==> flow/design.v <==
module matvec_mul #(
    parameter R=8, C=8, W_X=8, W_K=8,
    localparam DEPTH = $clog2(C),
               W_M = W_X + W_K,
               W_Y = W_M + DEPTH
  )(  
    input  logic clk, cen,
    input  logic signed [R-1:0][C-1:0][W_K-1:0] k,
    input  logic signed        [C-1:0][W_X-1:0] x, 
    output logic signed        [R-1:0][W_Y-1:0] y
  );
  localparam C_PAD = 2**$clog2(C);
  logic signed [W_Y-1:0] tree [R][DEPTH+1][C_PAD];  
  logic signed [C_PAD-1:0][W_X-1:0] x_pad;
  logic signed [R-1:0][C_PAD-1:0][W_K-1:0] k_pad;      
  always_comb begin
    x_pad = '0;
    k_pad = '0;
    for (int i = 0; i < C; i++) begin
      x_pad[i] = x[i];
    end
    for (int i = 0; i < R; i++) begin
      for (int j = 0; j < C; j++) begin
        k_pad[i][j] = k[i][j];
      end
    end
  end
  genvar r, c, d, a;
  for (r=0; r<R; r=r+1) begin
    for (c=0; c<C_PAD; c=c+1)
      always_ff @(posedge clk)   
        if (cen) tree[r][0][c] <= $signed(k_pad[r][c]) * $signed(x_pad[c]);
    for (d=0; d<DEPTH; d=d+1)
      for (a=0; a<C_PAD/2**(d+1); a=a+1)
        always_ff @(posedge clk)   
          if (cen) tree[r][d+1][a] <= tree[r][d][2*a] + tree[r][d][2*a+1];
    assign y[r] = tree[r][DEPTH][0];
  end
endmodule
module axis_matvec_mul #(
    parameter R=8, C=8, W_X=4, W_K=3,
    localparam W_Y = W_X + W_K + $clog2(C)
)(
    input  logic clk, rstn,
    output logic s_axis_kx_tready,
    input  logic s_axis_kx_tvalid,
    input  logic [R*C*W_K + C*W_X -1:0] s_axis_kx_tdata,
    input  logic m_axis_y_tready,
    output logic m_axis_y_tvalid,
    output logic [R*W_Y-1:0] m_axis_y_tdata
);
    typedef enum logic [2:0] {
        IDLE,
        LOAD_DATA,
        COMPUTING,
        RESULT_READY
    } state_t;
    state_t state, next_state;
    logic [R-1:0][C-1:0][W_K-1:0] k_reg;
    logic [C-1:0][W_X-1:0] x_reg;
    logic [R*W_Y-1:0] y_reg;
    logic computing;
    logic [$clog2(C+2)-1:0] compute_counter;
    always_ff @(posedge clk or negedge rstn) begin
        if (!rstn) begin
            state <= IDLE;
        end else begin
            state <= next_state;
        end
    end
    matvec_mul #(
        .R(R), .C(C), .W_X(W_X), .W_K(W_K)
    ) MATVEC (
        .clk(clk),
        .cen(computing),
        .k(k_reg),
        .x(x_reg),
        .y(y_reg)
    );
    always_comb begin
        next_state = state;
        case (state)
            IDLE: 
                if (s_axis_kx_tvalid && s_axis_kx_tready)
                    next_state = LOAD_DATA;
            LOAD_DATA:
                next_state = COMPUTING;
            COMPUTING: 
                if (compute_counter == C+1)
                    next_state = RESULT_READY;
            RESULT_READY:
                if (m_axis_y_tready)
                    next_state = IDLE;
        endcase
    end
    always_ff @(posedge clk or negedge rstn) begin
        if (!rstn) begin
            k_reg <= '0;
            x_reg <= '0;
            computing <= 1'b0;
            compute_counter <= '0;
            m_axis_y_tvalid <= 1'b0;
            m_axis_y_tdata <= '0;
        end else begin
            case (state)
                IDLE: begin
                    compute_counter <= '0;
                    computing <= 1'b0;
                    if (s_axis_kx_tvalid && s_axis_kx_tready) begin
                        for (int r = 0; r < R; r++) begin
                            for (int c = 0; c < C; c++) begin
                                k_reg[r][c] <= s_axis_kx_tdata[(r*C + c)*W_K +: W_K];
                            end
                        end
                        for (int c = 0; c < C; c++) begin
                            x_reg[c] <= s_axis_kx_tdata[R*C*W_K + c*W_X +: W_X];
                        end
                    end
                end
                LOAD_DATA: begin
                    computing <= 1'b1;
                end
                COMPUTING: begin
                    compute_counter <= compute_counter + 1;
                    if (compute_counter == C+1) begin
                        m_axis_y_tdata <= y_reg;
                        m_axis_y_tvalid <= 1'b1;
                        computing <= 1'b0;
                    end
                end
                RESULT_READY: begin
                    if (m_axis_y_tready) begin
                        m_axis_y_tvalid <= 1'b0;
                    end
                end
            endcase
        end
    end
    assign s_axis_kx_tready = (state == IDLE);
endmodule
### Reports on axis_matvec_mul

What the tools print for axis_matvec_mul, step after step.
Lines are those of the file above, counted from 1.
The mark n/a stands for no value.

| inputs | value |
|---|---|
| design top | axis_matvec_mul |
| clock | clk |
| standard-cell library | sky130hd |
| corner | tt_025C_1v80 |

### After elaboration

Yosys after proc, flatten, opt, wreduce and memory -nomap, before mapping. Print and check cells are not counted. Equal cells are merged and count once.

| word-level totals | value |
|---|---|
| flip-flop bits (word level) | 1513 |
| input port bits | 228 |
| output and inout port bits | 82 |
| cells after elaboration | 346 |

| cells by class | value |
|---|---|
| $add $sub $neg | 57 |
| multipliers | 64 |
| equal/unequal tests | 7 |
| muxes and demuxes | 10 |
| reduce/logical cells | 11 |

Operators by type and width:

| kind | number |
|---|---|
| multiplier 3 x 4 -> 7 bit | 64 |
| adder 10 bit | 56 |
| case mux 3 bit (select 4 bit) | 1 |
| 2-to-1 mux 3 bit | 3 |
| case mux 4 bit (select 2 bit) | 1 |
| inequality test 2 bit (second input constant) | 3 |
| AND reduction 2 bit | 3 |
| == test 3 x 2 -> 1 bit (second input constant) | 2 |
| nonzero test 2 bit | 2 |
| adder 4 x 1 -> 4 bit (second input constant) | 1 |
| == test 4 bit (second input constant) | 1 |
| AND reduction 4 bit | 1 |
| nonzero test 4 bit | 1 |
| == test 3 x 1 -> 1 bit (second input constant) | 1 |
| zero test 3 bit | 1 |
| AND reduction 3 bit | 1 |
| nonzero test 3 bit | 1 |
| case mux 1 bit (select 3 bit) | 1 |
| 2-to-1 mux 1 bit | 3 |
| case mux 1 bit (select 2 bit) | 1 |
| logical AND 1 bit | 1 |

### Depth

Yosys ltp: most cells in a row. Word level: on the elaborated netlist, between registers, memories and ports. Mapped: between sequential cells and ports; inverters and the memories' decode and read muxes count.

| logic depth | value |
|---|---|
| word-level depth | 4 |
| ABC_AREA | 0 |
| mapped depth | 11 |
| gate-level depth less buffers | 9 |

### After synthesis

The flow's flattened synthesis, as Yosys stat reports it; memories are mapped. The netlist is that of the ABC_AREA named above (0 if unset); the other value can give another one.
The area totals of this step are shown rounded.

| synthesis totals | value |
|---|---|
| cell count | 6836 |
| synthesis area | 82800 um2 |
| area of sequential cells | 38100 um2 |
| flip-flop cells | 1322 |
| buffer cells | 153 |

Cell types:

| type | number | total area (um2) |
|---|---|---|
| sky130_fd_sc_hd__edfxtp_1 | 1008 | 3.03E+04 |
| sky130_fd_sc_hd__ha_1 | 971 | 1.21E+04 |
| sky130_fd_sc_hd__dfrtp_1 | 313 | 7.83E+03 |
| sky130_fd_sc_hd__fa_1 | 324 | 6.49E+03 |
| sky130_fd_sc_hd__xnor2_1 | 475 | 4160.24 |
| sky130_fd_sc_hd__mux2_2 | 296 | 3.33E+03 |
| sky130_fd_sc_hd__inv_1 | 656 | 2.46E+03 |
| sky130_fd_sc_hd__and2_1 | 310 | 1939.36 |
| sky130_fd_sc_hd__a21oi_1 | 323 | 1616.55 |
| sky130_fd_sc_hd__xor2_1 | 156 | 1366.31 |
| sky130_fd_sc_hd__nand2_1 | 346 | 1.3E+03 |
| sky130_fd_sc_hd__a21o_1 | 172 | 1.29E+03 |
| sky130_fd_sc_hd__nor2_1 | 323 | 1.21E+03 |
| sky130_fd_sc_hd__nor2b_1 | 161 | 1.01E+03 |
| sky130_fd_sc_hd__nand2b_1 | 139 | 869.584 |
| sky130_fd_sc_hd__o21ai_0 | 166 | 830.797 |
| sky130_fd_sc_hd__nand3_1 | 104 | 520.499 |
| sky130_fd_sc_hd__a31o_2 | 52 | 455.437 |

Not listed: further types 40, cells in them 541.
By module: a second synthesis without flattening, with its own total; a netlist apart from the flattened one above.

| unflattened totals | value |
|---|---|
| cells (unflattened synthesis) | 6853 |
| area total of the unflattened synthesis | 83400 um2 |

Rows give one instance, submodules left out.

Modules:

| module | instances | cells | area (um2) | sequential area (um2) |
|---|---|---|---|---|
| matvec_mul | 1 | 6168 | 71300 | 30300 |
| axis_matvec_mul | 1 | 685 | 12100 | 7860 |

### Worst setup path after synthesis

OpenSTA on the mapped netlist: ideal clock, no wires. The path of least setup slack (recovery checks aside). Input and output delay are each 20% of the period. Register names are those of the netlist, which keeps one name where synthesis merged equal registers.

| timing post-synthesis | value |
|---|---|
| kind | reg-to-reg |
| start | reg (name not given) |
| end | reg computing |
| clock period | 8.0 ns |
| library setup time | 0.177 ns |
| launch time at the first pin | 0.000 ns |
| data arrival time | 22.421 ns |
| required time | 7.823 ns |
| path slack | -14.598 ns |
| path delay | 22.598 ns |
| driving pins on the path | 3 |
| path buffers | 0 |
| synthesis period reached | 22.598 ns |

"path delay" is the arrival time less input delay plus setup time.
"driving pins on the path": output pins that drive a net of the path, with the launching flip-flop's if there is one; two outputs of one cell count as two.
"synthesis period reached" = period - worst setup slack (recovery checks aside). The figure is calculated, with input and output delays left at 20% of the set period.
A register here has more assigning lines than the two given.

| between the ends, post-synthesis | value |
|---|---|
| cell sequence | sky130_fd_sc_hd__dfrtp_1 sky130_fd_sc_hd__a21oi_1 sky130_fd_sc_hd__o221ai_1 |

RTL lines, path post-synthesis:

| what | RTL line | RTL |
|---|---|---|
| to (assign) | 100 | `computing <= 1'b0;` |
| to (assign) | 108 | `computing <= 1'b0;` |
| to (decl) | 62 | `logic computing;` |

Chain of elaborated cells between the ends: none given.

### Worst path after layout

From the final timing report of run 1: the path of least setup slack in the routed layout; clock arrival at registers is part of the times.

| timing post-layout | value |
|---|---|
| kind | reg-to-output |
| start | reg state |
| end | out s_axis_kx_tready |
| clock period | 8.0 ns |
| external output delay | 1.60 ns |
| launch time at the first pin | 0.77 ns |
| data arrival time | 1.90 ns |
| required time | 6.40 ns |
| path slack | 4.50 ns |
| driving pins on the path | 2 |
| path buffers | 1 |

Where an end lacks its bit number, it is one bit of the signal, or one of the new flip-flops if synthesis recoded a state register.

| between the ends, post-layout | value |
|---|---|
| cell sequence | sky130_fd_sc_hd__dfstp_2 sky130_fd_sc_hd__clkdlybuf4s50_1 |

RTL lines, path post-layout:

| what | RTL line | RTL |
|---|---|---|
| from (decl) | 58 | `state_t state, next_state;` |
| from (assign) | 66 | `state <= IDLE;` |
| from (assign) | 68 | `state <= next_state;` |
| to (decl) | 45 | `output logic s_axis_kx_tready,` |

Chain of elaborated cells between the ends: none given.

Flow measurements of axis_matvec_mul on sky130hd: 4 stored runs with different settings, listed in no order. Input and output delays are each 20% of the period that was set; the output load is 0.01 pF.
"reached clock period": clock period set for the run, less the worst setup slack. It is reckoned from that one timing run; input and output delays stay at 20% of the period that was set.
"time used up by the worst setup path" is the time allowed to the run's worst setup path (the clock period less input and output delay, where it has them) less its slack. Clock arrival times count: a late capture clock shortens it, a late launch clock lengthens it.
Results are given in rounded form.
Settings: . = not set for that run.

| run | CAP_MARGIN | CELL_PAD_IN_SITES_DETAIL_PLACEMENT | CORE_ASPECT_RATIO | CORE_MARGIN | CORE_UTILIZATION | CTS_CLUSTER_DIAMETER | GPL_ROUTABILITY_DRIVEN | HOLD_SLACK_MARGIN | MAX_ROUTING_LAYER | SETUP_SLACK_MARGIN | TNS_END_PERCENT | period_ns | SLEW_MARGIN | ABC_AREA | CTS_CLUSTER_SIZE | GPL_TIMING_DRIVEN | reached clock period (ns) | netlist area reported by Yosys (um2) | utilization in the final report (%) | worst slack on setup checks (ns) | die footprint (um2) | std-cell area (final layout) (um2) | time used up by the worst setup path (ns) | critical path type | total negative slack (ns) |
|---|---|---|---|---|---|---|---|---|---|---|---|---|---|---|---|---|---|---|---|---|---|---|---|---|---|
| run 1 | 40 | 0 | 1.4 | 10 | 40 | 196 | 0 | 0.14 | met4 | 0.53 | 65 | 8.0 | 20 | . | . | . | 3.498 | 82800 | 45.7 | 4.50 | 226000 | 94200 | 1.90 | reg-to-output | 0.000 |
| run 2 | 20 | 2 | 1.4 | 10 | 40 | 196 | 0 | . | . | 0.53 | 25 | 8.0 | 20 | . | . | . | 3.615 | 82800 | 45.8 | 4.39 | 226000 | 94200 | 3.61 | reg-to-reg | 0.000 |
| run 3 | 20 | 0 | 1.14 | 2 | 18 | . | 0 | . | . | . | 65 | 3.3 | 20 | 0 | 36 | 0 | 3.288 | 82800 | 21.6 | 0.012 | 465000 | 98600 | 3.29 | reg-to-reg | 0.000 |
| run 4 | 20 | . | . | 2 | 40 | . | . | . | . | -0.14 | . | 3.67 | 20 | . | . | . | 3.162 | 82800 | 46.5 | 0.508 | 211000 | 95300 | 3.16 | reg-to-reg | 0.000 |
